==> flow/design.v <==
module rad4_reference(
    input [31:0] x,
    input [10:0] y,
    output [31:0] p
    );
    wire [5:0] sign_factor;
    wire [32:0] PP_5;
    wire [32:0] PP_4;
    wire [32:0] PP_3;
    wire [32:0] PP_2;
    wire [32:0] PP_1;
    wire [32:0] PP_0;
    wire [2:0] tmp1;
    wire [2:0] tmp0;
    assign tmp1 = {y[10],y[10:9]}; 
    assign tmp0 = {y[1:0],1'b0};
    rad4_BE PP5_gen(
        .x1(tmp1),
        .y(x),
        .sign_factor(sign_factor[5]),
        .PP(PP_5)
        );
    rad4_BE PP4_gen(
        .x1(y[9:7]),
        .y(x),
        .sign_factor(sign_factor[4]),
        .PP(PP_4)
        );
    rad4_BE PP3_gen(
        .x1(y[7:5]),
        .y(x),
        .sign_factor(sign_factor[3]),
        .PP(PP_3)
        );
    rad4_BE PP2_gen(
        .x1(y[5:3]),
        .y(x),
        .sign_factor(sign_factor[2]),
        .PP(PP_2)
        );
    rad4_BE PP1_gen(
        .x1(y[3:1]),
        .y(x),
        .sign_factor(sign_factor[1]),
        .PP(PP_1)
        );
    rad4_BE PP0_gen(
        .x1(tmp0),
        .y(x),
        .sign_factor(sign_factor[0]),
        .PP(PP_0)
        );
    PP_add Final(
        .sign_factor(sign_factor),
        .PP_5(PP_5),
        .PP_4(PP_4),
        .PP_3(PP_3),
        .PP_2(PP_2),
        .PP_1(PP_1),
        .PP_0(PP_0),
        .p(p)
        );
endmodule
module rad4_BE(
    input [2:0] x1,
    input [31:0] y,
    output sign_factor,
    output [32:0] PP
    );
    wire one, two, sign;
    code encode_block(
        .one(one),
        .two(two),
        .sign(sign),
        .y2(x1[2]),
        .y1(x1[1]),
        .y0(x1[0])
        );
    wire [32:0] tmp1_pp; 
    assign tmp1_pp = {y[31],y};  
    wire [33:0] out1;
    assign out1[0] = sign;
    genvar i;
    generate
        for ( i = 0; i < 33; i = i+1 )
            begin : pp_rad4_first 
            product pp_pr(tmp1_pp[i],out1[i],one,two,sign,PP[i],out1[i+1]);
            end
    endgenerate
    sgn_gen sign_gen(one,two,sign,sign_factor);
endmodule
module code(one,two,sign,y2,y1,y0);  
	input y2,y1,y0;                     
	output one,two,sign;                
	wire [1:0]k;                        
	xor x1(one,y0,y1);                  
	xor x2(k[1],y2,y1);                 
	not n1(k[0],one);                   
	and a1(two,k[0],k[1]);              
	assign sign=y2;                     
endmodule   
module product(x1,x0,one,two,sign,p,i);
	input x1,x0,sign,one,two;
	output p,i;
	wire [1:0] k;
	xor xo1(i,x1,sign);
	and a1(k[1],i,one);
	and a0(k[0],x0,two);
	or o1(p,k[1],k[0]);
endmodule
module sgn_gen(one,two,sign,sign_factor);
    input sign,one,two;
    output sign_factor;
    wire k;
    or o1(k,one,two);
    and a1(sign_factor,sign,k);
endmodule
module PP_add(
    input [5:0] sign_factor,
    input [32:0] PP_5,
    input [32:0] PP_4,
    input [32:0] PP_3,
    input [32:0] PP_2,
    input [32:0] PP_1,
    input [32:0] PP_0,
    output [31:0] p
    );
    wire [5:0] E_MSB;
    assign E_MSB[0] = ~ PP_0[32];
    assign E_MSB[1] = ~ PP_1[32];
    assign E_MSB[2] = ~ PP_2[32];
    assign E_MSB[3] = ~ PP_3[32];
    assign E_MSB[4] = ~ PP_4[32];
    assign E_MSB[5] = ~ PP_5[32];
    wire [33:0] sum00_FA;
    wire [33:0] carry00_FA;
    wire [33:0] tmp001_FA;
    wire [33:0] tmp002_FA;
    wire [33:0] tmp003_FA;
    assign tmp001_FA = {E_MSB[0],{3{PP_0[32]}},PP_0[32:4],PP_0[2]};
    assign tmp002_FA = {E_MSB[1],PP_1[32],PP_1[32:2],PP_1[0]};
    assign tmp003_FA = {PP_2,sign_factor[1]};
    genvar i001;
    generate
        for (i001 = 0; i001 < 34; i001 = i001 + 1)
            begin : pp_fad00
            FAd pp_fad(tmp001_FA[i001],tmp002_FA[i001], tmp003_FA[i001], carry00_FA[i001],sum00_FA[i001]);
            end
    endgenerate
    wire [1:0] sum00_HA;
    wire [1:0] carry00_HA;
    wire [1:0] tmp001_HA;
    wire [1:0] tmp002_HA;
    assign tmp001_HA = {1'b1,PP_0[3]};
    assign tmp002_HA = {PP_2[32],PP_1[1]};
    genvar i002;
    generate
        for (i002 = 0; i002 < 2; i002 = i002 + 1)
            begin : pp_had00
            HAd pp_had(tmp001_HA[i002],tmp002_HA[i002],carry00_HA[i002],sum00_HA[i002]);
            end
    endgenerate
    wire [32:0] sum01_FA;
    wire [32:0] carry01_FA;
    wire [32:0] tmp011_FA;
    wire [32:0] tmp012_FA;
    wire [32:0] tmp013_FA;
    assign tmp011_FA = {1'b1,E_MSB[3],PP_3[32],PP_3[32:4],PP_3[2]};
    assign tmp012_FA = {PP_4[32],PP_4[32:2],PP_4[0]};
    assign tmp013_FA = {PP_5[31:0],sign_factor[4]};
    genvar i011;
    generate
        for (i011 = 0; i011 < 33; i011 = i011 + 1)
            begin : pp_fad01
            FAd pp_fad(tmp011_FA[i011],tmp012_FA[i011], tmp013_FA[i011], carry01_FA[i011],sum01_FA[i011]);
            end
    endgenerate
    wire [1:0] sum01_HA;
    wire [1:0] carry01_HA;
    wire [1:0] tmp011_HA;
    wire [1:0] tmp012_HA;
    assign tmp011_HA = {E_MSB[4],PP_3[3]};
    assign tmp012_HA = {PP_5[32],PP_4[1]};
    genvar i012;
    generate
        for (i012 = 0; i012 < 2; i012 = i012 + 1)
            begin : pp_had01
            HAd pp_had(tmp011_HA[i012],tmp012_HA[i012],carry01_HA[i012],sum01_HA[i012]);
            end
    endgenerate
    wire [33:0] sum10_FA;
    wire [33:0] carry10_FA;
    wire [33:0] tmp101_FA;
    wire [33:0] tmp102_FA;
    wire [33:0] tmp103_FA;
    assign tmp101_FA = {E_MSB[2],sum00_HA[1],sum00_FA[33:3],sum00_FA[1]};
    assign tmp102_FA = {carry00_HA[1],carry00_FA[33:2],carry00_HA[0]};
    assign tmp103_FA = {sum01_FA[29:1],sum01_HA[0],sum01_FA[0],PP_3[1:0],sign_factor[2]};
    genvar i010;
    generate
        for (i010 = 0; i010 < 34; i010 = i010 + 1)
            begin : pp_fad10
            FAd pp_fad(tmp101_FA[i010],tmp102_FA[i010], tmp103_FA[i010], carry10_FA[i010],sum10_FA[i010]);
            end
    endgenerate
    wire [1:0] sum10_HA;
    wire [1:0] carry10_HA;
    wire [1:0] tmp101_HA;
    wire [1:0] tmp102_HA;
    assign tmp101_HA = {1'b1,sum00_FA[2]};
    assign tmp102_HA = {sum01_FA[30],carry00_FA[1]};
    genvar i013;
    generate
        for (i013 = 0; i013 < 2; i013 = i013 + 1)
            begin : pp_had11
            HAd pp_had(tmp101_HA[i013],tmp102_HA[i013],carry10_HA[i013],sum10_HA[i013]);
            end
    endgenerate
    wire [32:0] sum20_FA;
    wire [32:0] carry20_FA;
    wire [32:0] tmp201_FA;
    wire [32:0] tmp202_FA;
    wire [32:0] tmp203_FA;
    assign tmp201_FA = {carry10_HA[1],sum10_HA[1],sum10_FA[33:4],sum10_FA[1]};
    assign tmp202_FA = {sum01_FA[31],carry10_FA[33:3],carry10_HA[0]};
    assign tmp203_FA = {carry01_FA[30:1],carry01_HA[0],carry01_FA[0],sign_factor[3]};
    genvar i020;
    generate
        for (i020 = 0; i020 < 33; i020 = i020 + 1)
            begin : pp_fad20
            FAd pp_fad(tmp201_FA[i020],tmp202_FA[i020], tmp203_FA[i020], carry20_FA[i020],sum20_FA[i020]);
            end
    endgenerate
    wire [3:0] sum20_HA;
    wire [3:0] carry20_HA;
    wire [3:0] tmp201_HA;
    wire [3:0] tmp202_HA;
    assign tmp201_HA = {sum01_HA[1],sum01_FA[32],sum10_FA[3:2]};
    assign tmp202_HA = {carry01_FA[32:31],carry10_FA[2:1]};
    genvar i021;
    generate
        for (i021 = 0; i021 < 4; i021 = i021 + 1)
            begin : pp_had21
            HAd pp_had(tmp201_HA[i021],tmp202_HA[i021],carry20_HA[i021],sum20_HA[i021]);
            end
    endgenerate
    wire  sum30_FA;
    wire  carry30_FA;
    FAd pp_fad(sum20_FA[2],carry20_FA[1], sign_factor[5], carry30_FA,sum30_FA);
    wire [32:0] sum30_HA;
    wire [32:0] carry30_HA;
    wire [32:0] tmp301_HA;
    wire [32:0] tmp302_HA;
    assign tmp301_HA = {carry01_HA[1],sum20_HA[3:2],sum20_FA[32:3]};
    assign tmp302_HA = {carry20_HA[3:2],carry20_FA[32:2]};
    genvar i031;
    generate
        for (i031 = 0; i031 < 33; i031 = i031 + 1)
            begin : pp_had31
            HAd pp_had(tmp301_HA[i031],tmp302_HA[i031],carry30_HA[i031],sum30_HA[i031]);
            end
    endgenerate
    wire [44:0] tmp_sum;
    wire [44:0] tmp_add1;
    wire [44:0] tmp_add2;
    assign tmp_add1 = {1'b0,sum30_HA,sum30_FA,sum20_FA[1],sum20_HA[1:0],sum20_FA[0],sum10_HA[0],sum10_FA[0],sum00_HA[0],sum00_FA[0],PP_0[1:0]};
    assign tmp_add2 = {carry30_HA,carry30_FA,1'b0,carry20_HA[1:0],carry20_FA[0],1'b0,carry10_FA[0],1'b0,carry00_FA[0],2'b0,sign_factor[0]}; 
    assign tmp_sum = tmp_add1 + tmp_add2;
    assign p = tmp_sum[41:10];
endmodule
module FAd(a,b,c,cy,sm);
	input a,b,c;
	output cy,sm;
	wire x,y,z;
	xor x1(x,a,b);
	xor x2(sm,x,c);
	and a1(y,a,b);
	and a2(z,x,c);
	or o1(cy,y,z);
endmodule 
module HAd(a,b,cy,sm);
	input a,b;
	output cy,sm;
	xor x1(sm,a,b);
	and a1(cy,a,b);
endmodule 
module rad4_reference1(
    input [31:0] x,
    input [10:0] y,
    output [31:0] p
    );
    wire [5:0] sign_factor;
    wire [32:0] PP_5;
    wire [32:0] PP_4;
    wire [32:0] PP_3;
    wire [32:0] PP_2;
    wire [32:0] PP_1;
    wire [32:0] PP_0;
    wire [2:0] tmp1;
    wire [2:0] tmp0;
    assign tmp1 = {y[10],y[10:9]}; 
    assign tmp0 = {y[1:0],1'b0};
    rad4_BE1 PP5_gen(
        .x1(tmp1),
        .y(x),
        .sign_factor(sign_factor[5]),
        .PP(PP_5)
        );
    rad4_BE1 PP4_gen(
        .x1(y[9:7]),
        .y(x),
        .sign_factor(sign_factor[4]),
        .PP(PP_4)
        );
    rad4_BE1 PP3_gen(
        .x1(y[7:5]),
        .y(x),
        .sign_factor(sign_factor[3]),
        .PP(PP_3)
        );
    rad4_BE1 PP2_gen(
        .x1(y[5:3]),
        .y(x),
        .sign_factor(sign_factor[2]),
        .PP(PP_2)
        );
    rad4_BE1 PP1_gen(
        .x1(y[3:1]),
        .y(x),
        .sign_factor(sign_factor[1]),
        .PP(PP_1)
        );
    rad4_BE1 PP0_gen(
        .x1(tmp0),
        .y(x),
        .sign_factor(sign_factor[0]),
        .PP(PP_0)
        );
    PP_add1 Final(
        .sign_factor(sign_factor),
        .PP_5(PP_5),
        .PP_4(PP_4),
        .PP_3(PP_3),
        .PP_2(PP_2),
        .PP_1(PP_1),
        .PP_0(PP_0),
        .p(p)
        );
endmodule
module rad4_BE1(
    input [2:0] x1,
    input [31:0] y,
    output sign_factor,
    output [32:0] PP
    );
    wire one, two, sign;
    code1 encode1_block(
        .one(one),
        .two(two),
        .sign(sign),
        .y2(x1[2]),
        .y1(x1[1]),
        .y0(x1[0])
        );
    wire [32:0] tmp1_pp; 
    assign tmp1_pp = {y[31],y};  
    wire [33:0] out1;
    assign out1[0] = sign;
    genvar i;
    generate
        for ( i = 0; i < 33; i = i+1 )
            begin : pp_rad4_first 
            product1 pp_pr(tmp1_pp[i],out1[i],one,two,sign,PP[i],out1[i+1]);
            end
    endgenerate
    assign sign_factor = sign & (one | two);
endmodule
module code1(one,two,sign,y2,y1,y0);  
	input y2,y1,y0;                     
	output one,two,sign;                
	wire [1:0]k;                        
	xor x1(one,y0,y1);                  
	xor x2(k[1],y2,y1);                 
	not n1(k[0],one);                   
	and a1(two,k[0],k[1]);              
	assign sign=y2;                     
endmodule   
module product1(x1,x0,one,two,sign,p,i);
	input x1,x0,sign,one,two;
	output p,i;
	wire [1:0] k;
	xor xo1(i,x1,sign);
	and a1(k[1],i,one);
	and a0(k[0],x0,two);
	or o1(p,k[1],k[0]);
endmodule
module PP_add1(
    input [5:0] sign_factor,
    input [32:0] PP_5,
    input [32:0] PP_4,
    input [32:0] PP_3,
    input [32:0] PP_2,
    input [32:0] PP_1,
    input [32:0] PP_0,
    output [31:0] p
    );
    wire [5:0] E_MSB;
    assign E_MSB[0] = ~ PP_0[32];
    assign E_MSB[1] = ~ PP_1[32];
    assign E_MSB[2] = ~ PP_2[32];
    assign E_MSB[3] = ~ PP_3[32];
    assign E_MSB[4] = ~ PP_4[32];
    assign E_MSB[5] = ~ PP_5[32];
    wire [33:0] sum00_FA;
    wire [33:0] carry00_FA;
    wire [33:0] tmp001_FA;
    wire [33:0] tmp002_FA;
    wire [33:0] tmp003_FA;
    assign tmp001_FA = {E_MSB[0],{3{PP_0[32]}},PP_0[32:4],PP_0[2]};
    assign tmp002_FA = {E_MSB[1],PP_1[32],PP_1[32:2],PP_1[0]};
    assign tmp003_FA = {PP_2,sign_factor[1]};
    genvar i001;
    generate
        for (i001 = 0; i001 < 34; i001 = i001 + 1)
            begin : pp_FAd100
            FAd1 pp_FAd1(tmp001_FA[i001],tmp002_FA[i001], tmp003_FA[i001], carry00_FA[i001],sum00_FA[i001]);
            end
    endgenerate
    wire [1:0] sum00_HA;
    wire [1:0] carry00_HA;
    wire [1:0] tmp001_HA;
    wire [1:0] tmp002_HA;
    assign tmp001_HA = {1'b1,PP_0[3]};
    assign tmp002_HA = {PP_2[32],PP_1[1]};
    genvar i002;
    generate
        for (i002 = 0; i002 < 2; i002 = i002 + 1)
            begin : pp_HAd100
            HAd1 pp_HAd1(tmp001_HA[i002],tmp002_HA[i002],carry00_HA[i002],sum00_HA[i002]);
            end
    endgenerate
    wire [32:0] sum01_FA;
    wire [32:0] carry01_FA;
    wire [32:0] tmp011_FA;
    wire [32:0] tmp012_FA;
    wire [32:0] tmp013_FA;
    assign tmp011_FA = {1'b1,E_MSB[3],PP_3[32],PP_3[32:4],PP_3[2]};
    assign tmp012_FA = {PP_4[32],PP_4[32:2],PP_4[0]};
    assign tmp013_FA = {PP_5[31:0],sign_factor[4]};
    genvar i011;
    generate
        for (i011 = 0; i011 < 33; i011 = i011 + 1)
            begin : pp_FAd101
            FAd1 pp_FAd1(tmp011_FA[i011],tmp012_FA[i011], tmp013_FA[i011], carry01_FA[i011],sum01_FA[i011]);
            end
    endgenerate
    wire [1:0] sum01_HA;
    wire [1:0] carry01_HA;
    wire [1:0] tmp011_HA;
    wire [1:0] tmp012_HA;
    assign tmp011_HA = {E_MSB[4],PP_3[3]};
    assign tmp012_HA = {PP_5[32],PP_4[1]};
    genvar i012;
    generate
        for (i012 = 0; i012 < 2; i012 = i012 + 1)
            begin : pp_HAd101
            HAd1 pp_HAd1(tmp011_HA[i012],tmp012_HA[i012],carry01_HA[i012],sum01_HA[i012]);
            end
    endgenerate
    wire [33:0] sum10_FA;
    wire [33:0] carry10_FA;
    wire [33:0] tmp101_FA;
    wire [33:0] tmp102_FA;
    wire [33:0] tmp103_FA;
    assign tmp101_FA = {E_MSB[2],sum00_HA[1],sum00_FA[33:3],sum00_FA[1]};
    assign tmp102_FA = {carry00_HA[1],carry00_FA[33:2],carry00_HA[0]};
    assign tmp103_FA = {sum01_FA[29:1],sum01_HA[0],sum01_FA[0],PP_3[1:0],sign_factor[2]};
    genvar i010;
    generate
        for (i010 = 0; i010 < 34; i010 = i010 + 1)
            begin : pp_FAd110
            FAd1 pp_FAd1(tmp101_FA[i010],tmp102_FA[i010], tmp103_FA[i010], carry10_FA[i010],sum10_FA[i010]);
            end
    endgenerate
    wire [1:0] sum10_HA;
    wire [1:0] carry10_HA;
    wire [1:0] tmp101_HA;
    wire [1:0] tmp102_HA;
    assign tmp101_HA = {1'b1,sum00_FA[2]};
    assign tmp102_HA = {sum01_FA[30],carry00_FA[1]};
    genvar i013;
    generate
        for (i013 = 0; i013 < 2; i013 = i013 + 1)
            begin : pp_HAd111
            HAd1 pp_HAd1(tmp101_HA[i013],tmp102_HA[i013],carry10_HA[i013],sum10_HA[i013]);
            end
    endgenerate
    wire [32:0] sum20_FA;
    wire [32:0] carry20_FA;
    wire [32:0] tmp201_FA;
    wire [32:0] tmp202_FA;
    wire [32:0] tmp203_FA;
    assign tmp201_FA = {carry10_HA[1],sum10_HA[1],sum10_FA[33:4],sum10_FA[1]};
    assign tmp202_FA = {sum01_FA[31],carry10_FA[33:3],carry10_HA[0]};
    assign tmp203_FA = {carry01_FA[30:1],carry01_HA[0],carry01_FA[0],sign_factor[3]};
    genvar i020;
    generate
        for (i020 = 0; i020 < 33; i020 = i020 + 1)
            begin : pp_FAd120
            FAd1 pp_FAd1(tmp201_FA[i020],tmp202_FA[i020], tmp203_FA[i020], carry20_FA[i020],sum20_FA[i020]);
            end
    endgenerate
    wire [3:0] sum20_HA;
    wire [3:0] carry20_HA;
    wire [3:0] tmp201_HA;
    wire [3:0] tmp202_HA;
    assign tmp201_HA = {sum01_HA[1],sum01_FA[32],sum10_FA[3:2]};
    assign tmp202_HA = {carry01_FA[32:31],carry10_FA[2:1]};
    genvar i021;
    generate
        for (i021 = 0; i021 < 4; i021 = i021 + 1)
            begin : pp_HAd121
            HAd1 pp_HAd1(tmp201_HA[i021],tmp202_HA[i021],carry20_HA[i021],sum20_HA[i021]);
            end
    endgenerate
    wire  sum30_FA;
    wire  carry30_FA;
    FAd1 pp_FAd1(sum20_FA[2],carry20_FA[1], sign_factor[5], carry30_FA,sum30_FA);
    wire [32:0] sum30_HA;
    wire [32:0] carry30_HA;
    wire [32:0] tmp301_HA;
    wire [32:0] tmp302_HA;
    assign tmp301_HA = {carry01_HA[1],sum20_HA[3:2],sum20_FA[32:3]};
    assign tmp302_HA = {carry20_HA[3:2],carry20_FA[32:2]};
    genvar i031;
    generate
        for (i031 = 0; i031 < 33; i031 = i031 + 1)
            begin : pp_HAd131
            HAd1 pp_HAd1(tmp301_HA[i031],tmp302_HA[i031],carry30_HA[i031],sum30_HA[i031]);
            end
    endgenerate
    wire [44:0] tmp_sum;
    wire [44:0] tmp_add1;
    wire [44:0] tmp_add2;
    assign tmp_add1 = {1'b0,sum30_HA,sum30_FA,sum20_FA[1],sum20_HA[1:0],sum20_FA[0],sum10_HA[0],sum10_FA[0],sum00_HA[0],sum00_FA[0],PP_0[1:0]};
    assign tmp_add2 = {carry30_HA,carry30_FA,1'b0,carry20_HA[1:0],carry20_FA[0],1'b0,carry10_FA[0],1'b0,carry00_FA[0],2'b0,sign_factor[0]}; 
    assign tmp_sum = tmp_add1 + tmp_add2;
    assign p = tmp_sum[41:10];
endmodule
module FAd1(a,b,c,cy,sm);
	input a,b,c;
	output cy,sm;
	wire x,y,z;
	xor x1(x,a,b);
	xor x2(sm,x,c);
	and a1(y,a,b);
	and a2(z,x,c);
	or o1(cy,y,z);
endmodule 
module HAd1(a,b,cy,sm);
	input a,b;
	output cy,sm;
	xor x1(sm,a,b);
	and a1(cy,a,b);
endmodule 
module rad4_reference2(
    input [31:0] x,
    input [10:0] y,
    output [31:0] p
    );
    wire [5:0] sign_factor;
    wire [32:0] PP_5;
    wire [32:0] PP_4;
    wire [32:0] PP_3;
    wire [32:0] PP_2;
    wire [32:0] PP_1;
    wire [32:0] PP_0;
    wire [2:0] tmp1;
    wire [2:0] tmp0;
    assign tmp1 = {y[10],y[10:9]}; 
    assign tmp0 = {y[1:0],1'b0};
    rad4_BE2 PP5_gen(
        .x1(tmp1),
        .y(x),
        .sign_factor(sign_factor[5]),
        .PP(PP_5)
        );
    rad4_BE2 PP4_gen(
        .x1(y[9:7]),
        .y(x),
        .sign_factor(sign_factor[4]),
        .PP(PP_4)
        );
    rad4_BE2 PP3_gen(
        .x1(y[7:5]),
        .y(x),
        .sign_factor(sign_factor[3]),
        .PP(PP_3)
        );
    rad4_BE2 PP2_gen(
        .x1(y[5:3]),
        .y(x),
        .sign_factor(sign_factor[2]),
        .PP(PP_2)
        );
    rad4_BE2 PP1_gen(
        .x1(y[3:1]),
        .y(x),
        .sign_factor(sign_factor[1]),
        .PP(PP_1)
        );
    rad4_BE2 PP0_gen(
        .x1(tmp0),
        .y(x),
        .sign_factor(sign_factor[0]),
        .PP(PP_0)
        );
    PP_add2 Final(
        .sign_factor(sign_factor),
        .PP_5(PP_5),
        .PP_4(PP_4),
        .PP_3(PP_3),
        .PP_2(PP_2),
        .PP_1(PP_1),
        .PP_0(PP_0),
        .p(p)
        );
endmodule
module rad4_BE2(
    input [2:0] x1,
    input [31:0] y,
    output sign_factor,
    output [32:0] PP
    );
    wire one, two, sign;
    code2 encode2_block(
        .one(one),
        .two(two),
        .sign(sign),
        .y2(x1[2]),
        .y1(x1[1]),
        .y0(x1[0])
        );
    wire [32:0] tmp1_pp; 
    assign tmp1_pp = {y[31],y};  
    wire [33:0] out1;
    assign out1[0] = sign;
    genvar i;
    generate
        for ( i = 0; i < 33; i = i+1 )
            begin : pp_rad4_first 
            product2 pp_pr(tmp1_pp[i],out1[i],one,two,sign,PP[i],out1[i+1]);
            end
    endgenerate
    assign sign_factor = sign & (one | two);
endmodule
module code2(one,two,sign,y2,y1,y0);  
	input y2,y1,y0;                     
	output one,two,sign;                
	wire [1:0]k;                        
	xor x1(one,y0,y1);                  
	xor x2(k[1],y2,y1);                 
	not n1(k[0],one);                   
	and a1(two,k[0],k[1]);              
	assign sign=y2;                     
endmodule   
module product2(x1,x0,one,two,sign,p,i);
	input x1,x0,sign,one,two;
	output p,i;
	wire [1:0] k;
	xor xo1(i,x1,sign);
	and a1(k[1],i,one);
	and a0(k[0],x0,two);
	or o1(p,k[1],k[0]);
endmodule
module PP_add2(
    input [5:0] sign_factor,
    input [32:0] PP_5,
    input [32:0] PP_4,
    input [32:0] PP_3,
    input [32:0] PP_2,
    input [32:0] PP_1,
    input [32:0] PP_0,
    output [31:0] p
    );
    wire [5:0] E_MSB;
    assign E_MSB[0] = ~ PP_0[32];
    assign E_MSB[1] = ~ PP_1[32];
    assign E_MSB[2] = ~ PP_2[32];
    assign E_MSB[3] = ~ PP_3[32];
    assign E_MSB[4] = ~ PP_4[32];
    assign E_MSB[5] = ~ PP_5[32];
    wire [33:0] sum00_FA;
    wire [33:0] carry00_FA;
    wire [33:0] tmp001_FA;
    wire [33:0] tmp002_FA;
    wire [33:0] tmp003_FA;
    assign tmp001_FA = {E_MSB[0],{3{PP_0[32]}},PP_0[32:4],PP_0[2]};
    assign tmp002_FA = {E_MSB[1],PP_1[32],PP_1[32:2],PP_1[0]};
    assign tmp003_FA = {PP_2,sign_factor[1]};
    genvar i001;
    generate
        for (i001 = 0; i001 < 34; i001 = i001 + 1)
            begin : pp_FAd200
            FAd2 pp_FAd2(tmp001_FA[i001],tmp002_FA[i001], tmp003_FA[i001], carry00_FA[i001],sum00_FA[i001]);
            end
    endgenerate
    wire [1:0] sum00_HA;
    wire [1:0] carry00_HA;
    wire [1:0] tmp001_HA;
    wire [1:0] tmp002_HA;
    assign tmp001_HA = {1'b1,PP_0[3]};
    assign tmp002_HA = {PP_2[32],PP_1[1]};
    genvar i002;
    generate
        for (i002 = 0; i002 < 2; i002 = i002 + 1)
            begin : pp_HAd200
            HAd2 pp_HAd2(tmp001_HA[i002],tmp002_HA[i002],carry00_HA[i002],sum00_HA[i002]);
            end
    endgenerate
    wire [32:0] sum01_FA;
    wire [32:0] carry01_FA;
    wire [32:0] tmp011_FA;
    wire [32:0] tmp012_FA;
    wire [32:0] tmp013_FA;
    assign tmp011_FA = {1'b1,E_MSB[3],PP_3[32],PP_3[32:4],PP_3[2]};
    assign tmp012_FA = {PP_4[32],PP_4[32:2],PP_4[0]};
    assign tmp013_FA = {PP_5[31:0],sign_factor[4]};
    genvar i011;
    generate
        for (i011 = 0; i011 < 33; i011 = i011 + 1)
            begin : pp_FAd201
            FAd2 pp_FAd2(tmp011_FA[i011],tmp012_FA[i011], tmp013_FA[i011], carry01_FA[i011],sum01_FA[i011]);
            end
    endgenerate
    wire [1:0] sum01_HA;
    wire [1:0] carry01_HA;
    wire [1:0] tmp011_HA;
    wire [1:0] tmp012_HA;
    assign tmp011_HA = {E_MSB[4],PP_3[3]};
    assign tmp012_HA = {PP_5[32],PP_4[1]};
    genvar i012;
    generate
        for (i012 = 0; i012 < 2; i012 = i012 + 1)
            begin : pp_HAd201
            HAd2 pp_HAd2(tmp011_HA[i012],tmp012_HA[i012],carry01_HA[i012],sum01_HA[i012]);
            end
    endgenerate
    wire [33:0] sum10_FA;
    wire [33:0] carry10_FA;
    wire [33:0] tmp101_FA;
    wire [33:0] tmp102_FA;
    wire [33:0] tmp103_FA;
    assign tmp101_FA = {E_MSB[2],sum00_HA[1],sum00_FA[33:3],sum00_FA[1]};
    assign tmp102_FA = {carry00_HA[1],carry00_FA[33:2],carry00_HA[0]};
    assign tmp103_FA = {sum01_FA[29:1],sum01_HA[0],sum01_FA[0],PP_3[1:0],sign_factor[2]};
    genvar i010;
    generate
        for (i010 = 0; i010 < 34; i010 = i010 + 1)
            begin : pp_FAd210
            FAd2 pp_FAd2(tmp101_FA[i010],tmp102_FA[i010], tmp103_FA[i010], carry10_FA[i010],sum10_FA[i010]);
            end
    endgenerate
    wire [1:0] sum10_HA;
    wire [1:0] carry10_HA;
    wire [1:0] tmp101_HA;
    wire [1:0] tmp102_HA;
    assign tmp101_HA = {1'b1,sum00_FA[2]};
    assign tmp102_HA = {sum01_FA[30],carry00_FA[1]};
    genvar i013;
    generate
        for (i013 = 0; i013 < 2; i013 = i013 + 1)
            begin : pp_HAd211
            HAd2 pp_HAd2(tmp101_HA[i013],tmp102_HA[i013],carry10_HA[i013],sum10_HA[i013]);
            end
    endgenerate
    wire [32:0] sum20_FA;
    wire [32:0] carry20_FA;
    wire [32:0] tmp201_FA;
    wire [32:0] tmp202_FA;
    wire [32:0] tmp203_FA;
    assign tmp201_FA = {carry10_HA[1],sum10_HA[1],sum10_FA[33:4],sum10_FA[1]};
    assign tmp202_FA = {sum01_FA[31],carry10_FA[33:3],carry10_HA[0]};
    assign tmp203_FA = {carry01_FA[30:1],carry01_HA[0],carry01_FA[0],sign_factor[3]};
    genvar i020;
    generate
        for (i020 = 0; i020 < 33; i020 = i020 + 1)
            begin : pp_FAd220
            FAd2 pp_FAd2(tmp201_FA[i020],tmp202_FA[i020], tmp203_FA[i020], carry20_FA[i020],sum20_FA[i020]);
            end
    endgenerate
    wire [3:0] sum20_HA;
    wire [3:0] carry20_HA;
    wire [3:0] tmp201_HA;
    wire [3:0] tmp202_HA;
    assign tmp201_HA = {sum01_HA[1],sum01_FA[32],sum10_FA[3:2]};
    assign tmp202_HA = {carry01_FA[32:31],carry10_FA[2:1]};
    genvar i021;
    generate
        for (i021 = 0; i021 < 4; i021 = i021 + 1)
            begin : pp_HAd221
            HAd2 pp_HAd2(tmp201_HA[i021],tmp202_HA[i021],carry20_HA[i021],sum20_HA[i021]);
            end
    endgenerate
    wire  sum30_FA;
    wire  carry30_FA;
    FAd2 pp_FAd2(sum20_FA[2],carry20_FA[1], sign_factor[5], carry30_FA,sum30_FA);
    wire [32:0] sum30_HA;
    wire [32:0] carry30_HA;
    wire [32:0] tmp301_HA;
    wire [32:0] tmp302_HA;
    assign tmp301_HA = {carry01_HA[1],sum20_HA[3:2],sum20_FA[32:3]};
    assign tmp302_HA = {carry20_HA[3:2],carry20_FA[32:2]};
    genvar i031;
    generate
        for (i031 = 0; i031 < 33; i031 = i031 + 1)
            begin : pp_HAd231
            HAd2 pp_HAd2(tmp301_HA[i031],tmp302_HA[i031],carry30_HA[i031],sum30_HA[i031]);
            end
    endgenerate
    wire [44:0] tmp_sum;
    wire [44:0] tmp_add1;
    wire [44:0] tmp_add2;
    assign tmp_add1 = {1'b0,sum30_HA,sum30_FA,sum20_FA[1],sum20_HA[1:0],sum20_FA[0],sum10_HA[0],sum10_FA[0],sum00_HA[0],sum00_FA[0],PP_0[1:0]};
    assign tmp_add2 = {carry30_HA,carry30_FA,1'b0,carry20_HA[1:0],carry20_FA[0],1'b0,carry10_FA[0],1'b0,carry00_FA[0],2'b0,sign_factor[0]}; 
    assign tmp_sum = tmp_add1 + tmp_add2;
    assign p = tmp_sum[41:10];
endmodule
module FAd2(a,b,c,cy,sm);
	input a,b,c;
	output cy,sm;
	wire x,y,z;
	xor x1(x,a,b);
	xor x2(sm,x,c);
	and a1(y,a,b);
	and a2(z,x,c);
	or o1(cy,y,z);
endmodule 
module HAd2(a,b,cy,sm);
	input a,b;
	output cy,sm;
	xor x1(sm,a,b);
	and a1(cy,a,b);
endmodule 
module rad4_reference3(
    input [31:0] x,
    input [10:0] y,
    output [31:0] p
    );
    wire [5:0] sign_factor;
    wire [32:0] PP_5;
    wire [32:0] PP_4;
    wire [32:0] PP_3;
    wire [32:0] PP_2;
    wire [32:0] PP_1;
    wire [32:0] PP_0;
    wire [2:0] tmp1;
    wire [2:0] tmp0;
    assign tmp1 = {y[10],y[10:9]}; 
    assign tmp0 = {y[1:0],1'b0};
    rad4_BE3 PP5_gen(
        .x1(tmp1),
        .y(x),
        .sign_factor(sign_factor[5]),
        .PP(PP_5)
        );
    rad4_BE3 PP4_gen(
        .x1(y[9:7]),
        .y(x),
        .sign_factor(sign_factor[4]),
        .PP(PP_4)
        );
    rad4_BE3 PP3_gen(
        .x1(y[7:5]),
        .y(x),
        .sign_factor(sign_factor[3]),
        .PP(PP_3)
        );
    rad4_BE3 PP2_gen(
        .x1(y[5:3]),
        .y(x),
        .sign_factor(sign_factor[2]),
        .PP(PP_2)
        );
    rad4_BE3 PP1_gen(
        .x1(y[3:1]),
        .y(x),
        .sign_factor(sign_factor[1]),
        .PP(PP_1)
        );
    rad4_BE3 PP0_gen(
        .x1(tmp0),
        .y(x),
        .sign_factor(sign_factor[0]),
        .PP(PP_0)
        );
    PP_add3 Final(
        .sign_factor(sign_factor),
        .PP_5(PP_5),
        .PP_4(PP_4),
        .PP_3(PP_3),
        .PP_2(PP_2),
        .PP_1(PP_1),
        .PP_0(PP_0),
        .p(p)
        );
endmodule
module rad4_BE3(
    input [2:0] x1,
    input [31:0] y,
    output sign_factor,
    output [32:0] PP
    );
    wire one, two, sign;
    code3 encode3_block(
        .one(one),
        .two(two),
        .sign(sign),
        .y2(x1[2]),
        .y1(x1[1]),
        .y0(x1[0])
        );
    wire [32:0] tmp1_pp; 
    assign tmp1_pp = {y[31],y};  
    wire [33:0] out1;
    assign out1[0] = sign;
    genvar i;
    generate
        for ( i = 0; i < 33; i = i+1 )
            begin : pp_rad4_first 
            product3 pp_pr(tmp1_pp[i],out1[i],one,two,sign,PP[i],out1[i+1]);
            end
    endgenerate
    assign sign_factor = sign & (one | two);
endmodule
module code3(one,two,sign,y2,y1,y0);  
	input y2,y1,y0;                     
	output one,two,sign;                
	wire [1:0]k;                        
	xor x1(one,y0,y1);                  
	xor x2(k[1],y2,y1);                 
	not n1(k[0],one);                   
	and a1(two,k[0],k[1]);              
	assign sign=y2;                     
endmodule   
module product3(x1,x0,one,two,sign,p,i);
	input x1,x0,sign,one,two;
	output p,i;
	wire [1:0] k;
	xor xo1(i,x1,sign);
	and a1(k[1],i,one);
	and a0(k[0],x0,two);
	or o1(p,k[1],k[0]);
endmodule
module PP_add3(
    input [5:0] sign_factor,
    input [32:0] PP_5,
    input [32:0] PP_4,
    input [32:0] PP_3,
    input [32:0] PP_2,
    input [32:0] PP_1,
    input [32:0] PP_0,
    output [31:0] p
    );
    wire [5:0] E_MSB;
    assign E_MSB[0] = ~ PP_0[32];
    assign E_MSB[1] = ~ PP_1[32];
    assign E_MSB[2] = ~ PP_2[32];
    assign E_MSB[3] = ~ PP_3[32];
    assign E_MSB[4] = ~ PP_4[32];
    assign E_MSB[5] = ~ PP_5[32];
    wire [33:0] sum00_FA;
    wire [33:0] carry00_FA;
    wire [33:0] tmp001_FA;
    wire [33:0] tmp002_FA;
    wire [33:0] tmp003_FA;
    assign tmp001_FA = {E_MSB[0],{3{PP_0[32]}},PP_0[32:4],PP_0[2]};
    assign tmp002_FA = {E_MSB[1],PP_1[32],PP_1[32:2],PP_1[0]};
    assign tmp003_FA = {PP_2,sign_factor[1]};
    genvar i001;
    generate
        for (i001 = 0; i001 < 34; i001 = i001 + 1)
            begin : pp_FAd300
            FAd3 pp_FAd3(tmp001_FA[i001],tmp002_FA[i001], tmp003_FA[i001], carry00_FA[i001],sum00_FA[i001]);
            end
    endgenerate
    wire [1:0] sum00_HA;
    wire [1:0] carry00_HA;
    wire [1:0] tmp001_HA;
    wire [1:0] tmp002_HA;
    assign tmp001_HA = {1'b1,PP_0[3]};
    assign tmp002_HA = {PP_2[32],PP_1[1]};
    genvar i002;
    generate
        for (i002 = 0; i002 < 2; i002 = i002 + 1)
            begin : pp_HAd300
            HAd3 pp_HAd3(tmp001_HA[i002],tmp002_HA[i002],carry00_HA[i002],sum00_HA[i002]);
            end
    endgenerate
    wire [32:0] sum01_FA;
    wire [32:0] carry01_FA;
    wire [32:0] tmp011_FA;
    wire [32:0] tmp012_FA;
    wire [32:0] tmp013_FA;
    assign tmp011_FA = {1'b1,E_MSB[3],PP_3[32],PP_3[32:4],PP_3[2]};
    assign tmp012_FA = {PP_4[32],PP_4[32:2],PP_4[0]};
    assign tmp013_FA = {PP_5[31:0],sign_factor[4]};
    genvar i011;
    generate
        for (i011 = 0; i011 < 33; i011 = i011 + 1)
            begin : pp_FAd301
            FAd3 pp_FAd3(tmp011_FA[i011],tmp012_FA[i011], tmp013_FA[i011], carry01_FA[i011],sum01_FA[i011]);
            end
    endgenerate
    wire [1:0] sum01_HA;
    wire [1:0] carry01_HA;
    wire [1:0] tmp011_HA;
    wire [1:0] tmp012_HA;
    assign tmp011_HA = {E_MSB[4],PP_3[3]};
    assign tmp012_HA = {PP_5[32],PP_4[1]};
    genvar i012;
    generate
        for (i012 = 0; i012 < 2; i012 = i012 + 1)
            begin : pp_HAd301
            HAd3 pp_HAd3(tmp011_HA[i012],tmp012_HA[i012],carry01_HA[i012],sum01_HA[i012]);
            end
    endgenerate
    wire [33:0] sum10_FA;
    wire [33:0] carry10_FA;
    wire [33:0] tmp101_FA;
    wire [33:0] tmp102_FA;
    wire [33:0] tmp103_FA;
    assign tmp101_FA = {E_MSB[2],sum00_HA[1],sum00_FA[33:3],sum00_FA[1]};
    assign tmp102_FA = {carry00_HA[1],carry00_FA[33:2],carry00_HA[0]};
    assign tmp103_FA = {sum01_FA[29:1],sum01_HA[0],sum01_FA[0],PP_3[1:0],sign_factor[2]};
    genvar i010;
    generate
        for (i010 = 0; i010 < 34; i010 = i010 + 1)
            begin : pp_FAd310
            FAd3 pp_FAd3(tmp101_FA[i010],tmp102_FA[i010], tmp103_FA[i010], carry10_FA[i010],sum10_FA[i010]);
            end
    endgenerate
    wire [1:0] sum10_HA;
    wire [1:0] carry10_HA;
    wire [1:0] tmp101_HA;
    wire [1:0] tmp102_HA;
    assign tmp101_HA = {1'b1,sum00_FA[2]};
    assign tmp102_HA = {sum01_FA[30],carry00_FA[1]};
    genvar i013;
    generate
        for (i013 = 0; i013 < 2; i013 = i013 + 1)
            begin : pp_HAd311
            HAd3 pp_HAd3(tmp101_HA[i013],tmp102_HA[i013],carry10_HA[i013],sum10_HA[i013]);
            end
    endgenerate
    wire [32:0] sum20_FA;
    wire [32:0] carry20_FA;
    wire [32:0] tmp201_FA;
    wire [32:0] tmp202_FA;
    wire [32:0] tmp203_FA;
    assign tmp201_FA = {carry10_HA[1],sum10_HA[1],sum10_FA[33:4],sum10_FA[1]};
    assign tmp202_FA = {sum01_FA[31],carry10_FA[33:3],carry10_HA[0]};
    assign tmp203_FA = {carry01_FA[30:1],carry01_HA[0],carry01_FA[0],sign_factor[3]};
    genvar i020;
    generate
        for (i020 = 0; i020 < 33; i020 = i020 + 1)
            begin : pp_FAd320
            FAd3 pp_FAd3(tmp201_FA[i020],tmp202_FA[i020], tmp203_FA[i020], carry20_FA[i020],sum20_FA[i020]);
            end
    endgenerate
    wire [3:0] sum20_HA;
    wire [3:0] carry20_HA;
    wire [3:0] tmp201_HA;
    wire [3:0] tmp202_HA;
    assign tmp201_HA = {sum01_HA[1],sum01_FA[32],sum10_FA[3:2]};
    assign tmp202_HA = {carry01_FA[32:31],carry10_FA[2:1]};
    genvar i021;
    generate
        for (i021 = 0; i021 < 4; i021 = i021 + 1)
            begin : pp_HAd321
            HAd3 pp_HAd3(tmp201_HA[i021],tmp202_HA[i021],carry20_HA[i021],sum20_HA[i021]);
            end
    endgenerate
    wire  sum30_FA;
    wire  carry30_FA;
    FAd3 pp_FAd3(sum20_FA[2],carry20_FA[1], sign_factor[5], carry30_FA,sum30_FA);
    wire [32:0] sum30_HA;
    wire [32:0] carry30_HA;
    wire [32:0] tmp301_HA;
    wire [32:0] tmp302_HA;
    assign tmp301_HA = {carry01_HA[1],sum20_HA[3:2],sum20_FA[32:3]};
    assign tmp302_HA = {carry20_HA[3:2],carry20_FA[32:2]};
    genvar i031;
    generate
        for (i031 = 0; i031 < 33; i031 = i031 + 1)
            begin : pp_HAd331
            HAd3 pp_HAd3(tmp301_HA[i031],tmp302_HA[i031],carry30_HA[i031],sum30_HA[i031]);
            end
    endgenerate
    wire [44:0] tmp_sum;
    wire [44:0] tmp_add1;
    wire [44:0] tmp_add2;
    assign tmp_add1 = {1'b0,sum30_HA,sum30_FA,sum20_FA[1],sum20_HA[1:0],sum20_FA[0],sum10_HA[0],sum10_FA[0],sum00_HA[0],sum00_FA[0],PP_0[1:0]};
    assign tmp_add2 = {carry30_HA,carry30_FA,1'b0,carry20_HA[1:0],carry20_FA[0],1'b0,carry10_FA[0],1'b0,carry00_FA[0],2'b0,sign_factor[0]}; 
    assign tmp_sum = tmp_add1 + tmp_add2;
    assign p = tmp_sum[41:10];
endmodule
module FAd3(a,b,c,cy,sm);
	input a,b,c;
	output cy,sm;
	wire x,y,z;
	xor x1(x,a,b);
	xor x2(sm,x,c);
	and a1(y,a,b);
	and a2(z,x,c);
	or o1(cy,y,z);
endmodule 
module HAd3(a,b,cy,sm);
	input a,b;
	output cy,sm;
	xor x1(sm,a,b);
	and a1(cy,a,b);
endmodule 
module fos_exact_tra_v1(
    input [31:0] x_in,
    input [10:0] a1,
    input clk,
    input reset,
    output [31:0] y_out);
    wire [31:0] b1x;
    wire [31:0] a1y;
    wire signed [31:0] sum0_next;
    wire signed [31:0] sum1;
    reg signed [31:0] sum0;
    rad4_reference mult(sum1,a1,a1y);
    assign y_out = sum0 + x_in;
    assign sum1 = y_out;
    assign sum0_next = a1y - x_in;
    always @ (posedge clk)
    if (reset) begin
        sum0 <= 32'b0;
    end else begin
        sum0 <= sum0_next;
    end
endmodule
module fos_exact_v1(
    input [31:0] x_in,
    input [10:0] a1,
    input clk,
    input reset,
    output [31:0] y_out);
    wire signed [31:0] Data_feedforward;
    wire signed [31:0] Data_feedback;
    wire signed [31:0] sum0;
    reg signed  [31:0] Samples_in1; 
    reg signed  [31:0] Samples_in2; 
    reg signed  [31:0] Samples_out; 
    assign Data_feedforward = {Samples_in2}; 
    assign y_out = Samples_in1 - Data_feedforward - Data_feedback; 
    rad4_reference mult(Samples_out,a1,Data_feedback);
   always @ (posedge clk) 
   if(reset == 1) begin
         Samples_in1 <= 0; 
         Samples_in2 <= 0; 
         Samples_out <= 0; 
      end 
   else begin 
      Samples_in1 <= x_in; 
      Samples_in2 <= Samples_in1; 
      Samples_out <= y_out; 
   end 
endmodule
module fos_exact_tra_v2(
    input [31:0] x_in,
    input [10:0] a1,
    input clk,
    input reset,
    output [31:0] y_out);
    wire [31:0] b1x;
    wire [31:0] a1y;
    wire signed [31:0] sum0_next;
    wire signed [31:0] sum1;
    reg signed [31:0] sum0;
    rad4_reference1 mult(sum1,a1,a1y);
    assign y_out = sum0 + x_in;
    assign sum1 = y_out;
    assign sum0_next = a1y - x_in;
    always @ (posedge clk)
    if (reset) begin
        sum0 <= 32'b0;
    end else begin
        sum0 <= sum0_next;
    end
endmodule
module fos_exact_v2(
    input [31:0] x_in,
    input [10:0] a1,
    input clk,
    input reset,
    output [31:0] y_out);
    wire signed [31:0] Data_feedforward;
    wire signed [31:0] Data_feedback;
    wire signed [31:0] sum0;
    reg signed  [31:0] Samples_in1; 
    reg signed  [31:0] Samples_in2; 
    reg signed  [31:0] Samples_out; 
    assign Data_feedforward = {Samples_in2}; 
    assign y_out = Samples_in1 - Data_feedforward - Data_feedback; 
    rad4_reference1 mult(Samples_out,a1,Data_feedback);
   always @ (posedge clk) 
   if(reset == 1) begin
         Samples_in1 <= 0; 
         Samples_in2 <= 0; 
         Samples_out <= 0; 
      end 
   else begin 
      Samples_in1 <= x_in; 
      Samples_in2 <= Samples_in1; 
      Samples_out <= y_out; 
   end 
endmodule
module fos_exact_tra_v3(
    input [31:0] x_in,
    input [10:0] a1,
    input [10:0] b1,
    input clk,
    input reset,
    output [31:0] y_out);
    wire [31:0] b1x;
    wire [31:0] a1y;
    wire signed [31:0] sum0_next;
    wire signed [31:0] sum1;
    reg signed [31:0] sum0;
    rad4_reference2 mult(x_in,b1,b1x);
    rad4_reference2 mult2(sum1,a1,a1y);
    assign y_out = sum0 + x_in;
    assign sum1 = y_out;
    assign sum0_next = b1x + a1y;
    always @ (posedge clk)
    if (reset) begin
        sum0 <= 32'b0;
    end else begin
        sum0 <= sum0_next;
    end
endmodule
module fos_exact_v3(
    input [31:0] x_in,
    input [10:0] a1,
    input [10:0] b1,
    input clk,
    input reset,
    output [31:0] y_out);
    wire signed [31:0] Data_feedforward;
    wire signed [31:0] Data_feedback;
    wire signed [31:0] sum0;
    reg signed  [31:0] Samples_in1; 
    reg signed  [31:0] Samples_in2; 
    reg signed  [31:0] Samples_out; 
    assign y_out = Samples_in1 + Data_feedforward - Data_feedback; 
    rad4_reference2 mult(Samples_out,a1,Data_feedback);
    rad4_reference2 mult1(Samples_in2,b1,Data_feedforward);                     
   always @ (posedge clk) 
   if(reset == 1) begin
         Samples_in1 <= 0; 
         Samples_in2 <= 0; 
         Samples_out <= 0; 
      end 
   else begin 
      Samples_in1 <= x_in; 
      Samples_in2 <= Samples_in1; 
      Samples_out <= y_out; 
   end 
endmodule
module fos_exact_tra_v4(
    input [31:0] x_in,
    input [10:0] a1,
    input clk,
    input reset,
    output [31:0] y_out);
    wire [31:0] b1x;
    wire [31:0] a1y;
    wire signed [31:0] sum0_next;
    wire signed [31:0] sum1;
    reg signed [31:0] sum0;
    rad4_reference3 mult(sum1,a1,a1y);
    assign y_out = sum0 + x_in;
    assign sum1 = y_out;
    assign sum0_next = a1y;
    always @ (posedge clk)
    if (reset) begin
        sum0 <= 32'b0;
    end else begin
        sum0 <= sum0_next;
    end
endmodule
module fos_exact_v4(
    input [31:0] x_in,
    input [10:0] a1,
    input clk,
    input reset,
    output [31:0] y_out);
    wire signed [31:0] Data_feedforward;
    wire signed [31:0] Data_feedback;
    wire signed [31:0] sum0;
    reg signed  [31:0] Samples_in1; 
    reg signed  [31:0] Samples_in2; 
    reg signed  [31:0] Samples_out; 
    assign y_out = Samples_in1 - Data_feedback; 
    rad4_reference3 mult(Samples_out,a1,Data_feedback);
   always @ (posedge clk) 
   if(reset == 1) begin
         Samples_in1 <= 0; 
         Samples_in2 <= 0; 
         Samples_out <= 0; 
      end 
   else begin 
      Samples_in1 <= x_in; 
      Samples_in2 <= Samples_in1; 
      Samples_out <= y_out; 
   end 
endmodule
module a_filter_reference_32x11(
    input [31:0] x_in,
    input clk,
    input [5:0] reset,
    output [31:0] y_out);
    wire [10:0] a1_1;
    wire [10:0] a1_2;
    wire [10:0] a1_3;
    wire [10:0] a1_4;
    wire [10:0] b1;
    assign a1_1 = -11'sd208;
    assign a1_2 = -11'sd1021;
    assign a1_3 = -11'sd930;
    assign a1_4 = -11'sd1010;
    assign b1 = 11'sd307;
    wire [31:0] y_1;
    wire [31:0] y_2;
    wire [31:0] y_3;
    wire [31:0] y_4;
    wire [31:0] y_5;
    fos_exact_v4 first_stage(x_in,a1_4,clk,reset[0],y_1);
    fos_exact_v3 second_stage(y_1,a1_3,b1,clk,reset[1],y_2);
    fos_exact_v2 third_stage(y_2,a1_2,clk,reset[2],y_3);
    fos_exact_v2 fourth_stage(y_3,a1_2,clk,reset[3],y_4);
    fos_exact_v1 fifth_stage(y_4,a1_1,clk,reset[4],y_5);
    fos_exact_v1 sixth_stage(y_5,a1_1,clk,reset[5],y_out);
endmodule
# From RTL to reports: a_filter_reference_32x11

The steps from the RTL of a_filter_reference_32x11 to its reports follow in flow order.
Line numbers count from 1 in the design file above.
Operators: Yosys type, input widths -> output width; for muxes data width and select width s.
Library cell names are shortened.
A cell with n/a has no value.

Top module: a_filter_reference_32x11
Clock input: clk
Library: sky130hd
Library corner: tt_025C_1v80

# Elaborated design

Counts by Yosys on the flattened word-level netlist (proc, flatten, opt, wreduce; memories kept). Register bits leave out memories and registers merged into their read ports (data or address); mux counts leave out enables and synchronous resets folded into registers. Print and check cells are left out. Cells with the same type and inputs are merged into one.

Flip-flop bits (word level): 544
Input port bits: 39
Output and inout bits: 32
Elaborated cells: 3,106

Add/sub/neg operators: 18
Bitwise gates (word level): 3,071

Operators by type and width:

| kind           | count |
| $xor 1x1->1    | 1,277 |
| $and 1x1->1    | 1,261 |
| $sub 32x32->32 | 10 |
| $or 1x1->1     | 298 |
| $add 42x42->42 | 7 |
| $not 1->1      | 235 |
| $add 32x32->32 | 1 |

# Longest topological paths

Longest topological path by Yosys (ltp), each cell counted once; first at word level (registers and memories cut), then after technology mapping (sequential cells cut; the memories' decode and read muxes count).

Word-level depth: 14
ABC_AREA: 0
Mapped depth: 33
Mapped depth without buffers: 33

# Synthesis result

The flow's flattened synthesis, as Yosys stat reports it; memories are mapped. The netlist is that of the ABC_AREA named above (0 if unset); the other value can give another one.

Cell types:

| cell     | count | area in all (um2) |
| ha_1     | 1,128 | 1.41E+04 |
| dfxtp_1  | 544   | 1.09E+04 |
| fa_1     | 430   | 8.61E+03 |
| inv_1    | 1,581 | 5.93E+03 |
| nor2_1   | 625   | 2,346 |
| xnor2_1  | 222   | 1.94E+03 |
| a21oi_1  | 295   | 1.48E+03 |
| a21o_1   | 165   | 1.24E+03 |
| xor2_1   | 141   | 1.23E+03 |
| o21ai_0  | 145   | 725.696 |
| nor2b_1  | 109   | 681.904 |
| nand2_1  | 147   | 551.779 |
| o21a_1   | 57    | 427.91 |
| nor3_1   | 84    | 420.403 |
| o21bai_1 | 44    | 330.317 |
| nand3_1  | 65    | 325.312 |
| nand2b_1 | 47    | 294.032 |
| and2_1   | 45    | 281.52 |

Not listed: further types 58, cells in them 483.

Standard cells after synthesis: 6,357
Chip area (Yosys): 55,318.1 um2
Sequential area: 10,890.4 um2
Flip-flop cells: 544
Buffers: 77

The figures by module come from a second, unflattened synthesis with its own total; it is not the netlist above.

Cells (unflattened synthesis): 9,980
Area (unflattened synthesis): 95,354.0 um2

Each row is one instance without its submodules.

Modules:

| module           | times used | cells | area (um2) | sequential area (um2) |
| fos_exact_v1     | 2          | 607   | 5,689.2    | 1,921.8 |
| fos_exact_v2     | 2          | 607   | 5,689.2    | 1,921.8 |
| (name not given) | 396        | 2     | 17.5       | 0.0 |
| (name not given) | 396        | 2     | 17.5       | 0.0 |
| (name not given) | 396        | 2     | 17.5       | 0.0 |
| FAd              | 270        | 1     | 20.0       | 0.0 |
| FAd1             | 270        | 1     | 20.0       | 0.0 |
| FAd2             | 270        | 1     | 20.0       | 0.0 |
| fos_exact_v3     | 1          | 606   | 5,336.4    | 1,921.8 |
| PP_add           | 2          | 327   | 2,199.6    | 0.0 |
| PP_add1          | 2          | 327   | 2,199.6    | 0.0 |
| PP_add2          | 2          | 327   | 2,199.6    | 0.0 |
| fos_exact_v4     | 1          | 406   | 3,535.9    | 1,281.2 |
| (name not given) | 198        | 2     | 17.5       | 0.0 |

Modules not listed: 20.

# Path before layout

Source: OpenSTA report_checks on the synthesized netlist (no wires, ideal clock, input and output delay 20% of the period each), path of least setup slack; recovery checks are left aside. Register names are those of the netlist, which keeps one name where synthesis merged equal registers.

Path type: reg2out
Start: register sixth_stage.Samples_out[10]
End: output y_out[28]
Period: 9,000 ps
External output delay: 1,800 ps
Time at the first pin: 0 ps
Arrival time: 6,100 ps
Data required time: 7,200 ps
Slack: 1,100 ps
Path delay: 6,100 ps
Stages: 29
Path buffers: 1
Synthesis period reached: 7,900 ps

"path delay" = arrival - input delay + setup time.
At an output port there is no setup time.
"stages" counts driving pins, that of a launching flip-flop among them; a cell with two outputs on the path counts twice.
"synthesis period reached" = period - worst setup slack (recovery checks aside). The figure is calculated, with input and output delays left at 20% of the set period.
Between the ends stands the longest chain of elaborated cells between them, by number of cells; it is not shown to be the way that was timed. Of several equally long chains one is given.
Each line given opens the expression or statement behind the cell; cells for indexed reads and writes are added by Yosys, which also makes memories of some case tables.

Cell sequence: dfxtp_1 > inv_1 > ha_1 > ha_1 > inv_1 > fa_1 > inv_1 > ha_1 > ha_1 > and3_1 > a221o_1 > a21oi_1 > o2bb2ai_1 > a211oi_1 > nor2_1 > a21oi_1 > xnor2_1 > fa_1 > inv_1 > ha_1 > buf_1 > nand2_1 > a21o_1 > a31o_2 > a31oi_1 > o21ai_0 > a21oi_1 > o21ai_0 > o31a_1
Length of the longest elaborated chain: 9
Elaborated cells between the ends (all ways): 57
RTL lines with such cells: 9
Classes of those cells: add/sub: 2; logic: 55

Ends and longest elaborated chain, post-synthesis:

| item               | line | source |
| start: declaration | 1157 | `reg signed  [31:0] Samples_out;` |
| start: assignment  | 1165 | `Samples_out <= 0;` |
| start: assignment  | 1170 | `Samples_out <= y_out;` |
| $not 1->1          | n/a  |  |
| $xor 1x1->1        | 275  | `xor x1(x,a,b);` |
| $xor 1x1->1        | 276  | `xor x2(sm,x,c);` |
| $xor 1x1->1        | 275  |  |
| $and 1x1->1        | 278  | `and a2(z,x,c);` |
| $or 1x1->1         | 279  | `or o1(cy,y,z);` |
| $xor 1x1->1        | 284  | `xor x1(sm,a,b);` |
| $add 42x42->42     | 268  | `assign tmp_sum = tmp_add1 + tmp_add2;` |
| $sub 32x32->32     | 1159 | `assign y_out = Samples_in1 - Data_feedforward - Data_feedback;` |
| end: declaration   | 1326 | `output [31:0] y_out);` |

# Path in the finished layout

Path of least setup slack in the final report of run A (OpenROAD, finished layout, wires in). Where an end is a register, its clock arrival counts in the times.
The path's times are printed in steps of 10 ps; the period is the one set.

Path type: reg2out
Start: register sixth_stage.Samples_out[10]
End: output y_out[26]
Period: 11,300 ps
External output delay: 2,260 ps
Time at the first pin: 670 ps
Arrival time: 8,310 ps
Data required time: 9,040 ps
Slack: 730 ps
Stages: 33
Path buffers: 1

Between the ends stands the longest chain of elaborated cells between them, by number of cells; it is not shown to be the way that was timed. Of several equally long chains one is given.

Cell sequence: dfxtp_1 > inv_1 > ha_1 > ha_1 > inv_1 > fa_1 > inv_1 > ha_1 > ha_1 > and3_1 > a221o_1 > a21oi_1 > o2bb2ai_1 > a21o_1 > nor2_1 > nor2b_1 > o21a_1 > nor2_1 > xnor2_1 > fa_1 > inv_1 > ha_1 > nand2_1 > nand2_1 > a21oi_1 > a21o_1 > a31o_2 > a31oi_2 > o21ai_0 > a21boi_0 > o21a_1 > o31a_1 > clkdlybuf4s50_1
Length of the longest elaborated chain: 9
Elaborated cells between the ends (all ways): 57
RTL lines with such cells: 9
Classes of those cells: add/sub: 2; logic: 55

Ends and longest elaborated chain, after layout:

| item               | line | source |
| start: declaration | 1157 | `reg signed  [31:0] Samples_out;` |
| start: assignment  | 1165 | `Samples_out <= 0;` |
| start: assignment  | 1170 | `Samples_out <= y_out;` |
| $not 1->1          | n/a  |  |
| $xor 1x1->1        | 275  | `xor x1(x,a,b);` |
| $xor 1x1->1        | 276  | `xor x2(sm,x,c);` |
| $xor 1x1->1        | 275  |  |
| $and 1x1->1        | 278  | `and a2(z,x,c);` |
| $or 1x1->1         | 279  | `or o1(cy,y,z);` |
| $xor 1x1->1        | 284  | `xor x1(sm,a,b);` |
| $add 42x42->42     | 268  | `assign tmp_sum = tmp_add1 + tmp_add2;` |
| $sub 32x32->32     | 1159 | `assign y_out = Samples_in1 - Data_feedforward - Data_feedback;` |
| end: declaration   | 1326 | `output [31:0] y_out);` |

# Flow runs of a_filter_reference_32x11

Flow measurements of a_filter_reference_32x11 on sky130hd: 4 stored runs with different settings, listed in no order. Input and output delays are each 20% of the period that was set; the output load is 0.01 pF.
"reached clock period": clock period set for the run, less the worst setup slack. It is reckoned from that one timing run; input and output delays stay at 20% of the period that was set.
"critical setup path time": the worst setup path's part of the clock period (all of it between registers, 20% less for each end at a port) less its slack. A launch clock that arrives late makes it longer, a capture clock that arrives late makes it shorter.
"critical setup path time" is given in steps of 10 ps.

## Run A

==> flow/run.sh <==
#!/bin/bash
# the make line also repeats the synthesis and layout settings of config.mk as NAME=value (left out here)
make -C /OpenROAD-flow-scripts/flow DESIGN_CONFIG=/design/flow/config.mk WORK_HOME=/design/flow/orfs CLKGATE_MAP_FILE= finish
==> flow/config.mk <==
export PLATFORM = sky130hd
export DESIGN_NAME = a_filter_reference_32x11
export DESIGN_NICKNAME = a_filter_reference_32x11
export VERILOG_FILES = /design/flow/design.v
export SDC_FILE = /design/flow/constraint.sdc
export NUM_CORES = 4
export LEC_CHECK = 0
export CAP_MARGIN = 20
export CELL_PAD_IN_SITES_DETAIL_PLACEMENT = 1
export CORE_ASPECT_RATIO = 1.42
export CORE_MARGIN = 7
export CORE_UTILIZATION = 19
export CTS_CLUSTER_DIAMETER = 141
export CTS_CLUSTER_SIZE = 83
export MAX_ROUTING_LAYER = met4
export MIN_ROUTING_LAYER = met1
export PLACE_DENSITY_LB_ADDON = 0.0
export SLEW_MARGIN = 10
==> flow/constraint.sdc <==
create_clock -name core_clock -period 11.3 [get_ports {clk}]
set_input_delay 2.2600 -clock core_clock [delete_from_list [all_inputs] [get_ports {clk}]]
set_output_delay 2.2600 -clock core_clock [all_outputs]
set_load 0.01 [all_outputs]

| result of run A | value |
|---|---|
| reached clock period | 10,569 ps |
| critical setup path time | 8,310 ps |
| worst setup path kind | reg2out |
| synthesis area | 55,318.1 um2 |
| setup slack of the worst path | 731 ps |
| die outline area | 306,684.0 um2 |
| worst hold slack after layout | 454 ps |
| total negative slack on setup checks | 0 ps |
| standard-cell area after layout | 62,266.0 um2 |
| post-layout utilization | 0.215 |

## Run B

==> flow/run.sh <==
#!/bin/bash
# the make line also repeats the synthesis and layout settings of config.mk as NAME=value (left out here)
make -C /OpenROAD-flow-scripts/flow DESIGN_CONFIG=/design/flow/config.mk WORK_HOME=/design/flow/orfs CLKGATE_MAP_FILE= finish
==> flow/config.mk <==
export PLATFORM = sky130hd
export DESIGN_NAME = a_filter_reference_32x11
export DESIGN_NICKNAME = a_filter_reference_32x11
export VERILOG_FILES = /design/flow/design.v
export SDC_FILE = /design/flow/constraint.sdc
export NUM_CORES = 4
export LEC_CHECK = 0
export CAP_MARGIN = 20
export CORE_MARGIN = 2
export CORE_UTILIZATION = 40
export SLEW_MARGIN = 20
==> flow/constraint.sdc <==
create_clock -name core_clock -period 5.54 [get_ports {clk}]
set_input_delay 1.1080 -clock core_clock [delete_from_list [all_inputs] [get_ports {clk}]]
set_output_delay 1.1080 -clock core_clock [all_outputs]
set_load 0.01 [all_outputs]

| result of run B | value |
|---|---|
| synthesis area | 55,318.1 um2 |
| worst hold slack after layout | 451 ps |
| total negative slack on setup checks | -180,877 ps |
| setup slack of the worst path | -2,422 ps |
| reached clock period | 7,962 ps |
| post-layout utilization | 0.581 |
| die outline area | 141,286.0 um2 |
| critical setup path time | 6,850 ps |
| worst setup path kind | reg2out |
| standard-cell area after layout | 79,785.3 um2 |

## Run C

==> flow/run.sh <==
#!/bin/bash
# the make line also repeats the synthesis and layout settings of config.mk as NAME=value (left out here)
make -C /OpenROAD-flow-scripts/flow DESIGN_CONFIG=/design/flow/config.mk WORK_HOME=/design/flow/orfs CLKGATE_MAP_FILE= finish
==> flow/config.mk <==
export PLATFORM = sky130hd
export DESIGN_NAME = a_filter_reference_32x11
export DESIGN_NICKNAME = a_filter_reference_32x11
export VERILOG_FILES = /design/flow/design.v
export SDC_FILE = /design/flow/constraint.sdc
export NUM_CORES = 4
export LEC_CHECK = 0
export ABC_AREA = 1
export CAP_MARGIN = 15
export CORE_ASPECT_RATIO = 0.83
export CORE_MARGIN = 2
export CORE_UTILIZATION = 46
export CTS_CLUSTER_SIZE = 85
export GPL_ROUTABILITY_DRIVEN = 0
export GPL_TIMING_DRIVEN = 1
export SETUP_SLACK_MARGIN = -0.16
export SLEW_MARGIN = 15
==> flow/constraint.sdc <==
create_clock -name core_clock -period 6.45 [get_ports {clk}]
set_input_delay 1.2900 -clock core_clock [delete_from_list [all_inputs] [get_ports {clk}]]
set_output_delay 1.2900 -clock core_clock [all_outputs]
set_load 0.01 [all_outputs]

| result of run C | value |
|---|---|
| worst hold slack after layout | 432 ps |
| total negative slack on setup checks | -24,175 ps |
| synthesis area | 63,297.0 um2 |
| die outline area | 140,598.0 um2 |
| reached clock period | 7,725 ps |
| post-layout utilization | 0.586 |
| standard-cell area after layout | 79,677.7 um2 |
| critical setup path time | 6,430 ps |
| worst setup path kind | reg2out |
| setup slack of the worst path | -1,275 ps |

## Run D

==> flow/run.sh <==
#!/bin/bash
# the make line also repeats the synthesis and layout settings of config.mk as NAME=value (left out here)
make -C /OpenROAD-flow-scripts/flow DESIGN_CONFIG=/design/flow/config.mk WORK_HOME=/design/flow/orfs CLKGATE_MAP_FILE= finish
==> flow/config.mk <==
export PLATFORM = sky130hd
export DESIGN_NAME = a_filter_reference_32x11
export DESIGN_NICKNAME = a_filter_reference_32x11
export VERILOG_FILES = /design/flow/design.v
export SDC_FILE = /design/flow/constraint.sdc
export NUM_CORES = 4
export LEC_CHECK = 0
export CAP_MARGIN = 20
export CELL_PAD_IN_SITES_GLOBAL_PLACEMENT = 2
export CORE_MARGIN = 2
export CORE_UTILIZATION = 40
export MIN_ROUTING_LAYER = met2
export SLEW_MARGIN = 20
==> flow/constraint.sdc <==
create_clock -name core_clock -period 9.0 [get_ports {clk}]
set_input_delay 1.8000 -clock core_clock [delete_from_list [all_inputs] [get_ports {clk}]]
set_output_delay 1.8000 -clock core_clock [all_outputs]
set_load 0.01 [all_outputs]

| result of run D | value |
|---|---|
| standard-cell area after layout | 61,656.6 um2 |
| critical setup path time | 6,890 ps |
| worst setup path kind | reg2out |
| total negative slack on setup checks | 0 ps |
| die outline area | 141,286.0 um2 |
| reached clock period | 8,688 ps |
| setup slack of the worst path | 312 ps |
| worst hold slack after layout | 452 ps |
| post-layout utilization | 0.449 |
| synthesis area | 55,318.1 um2 |
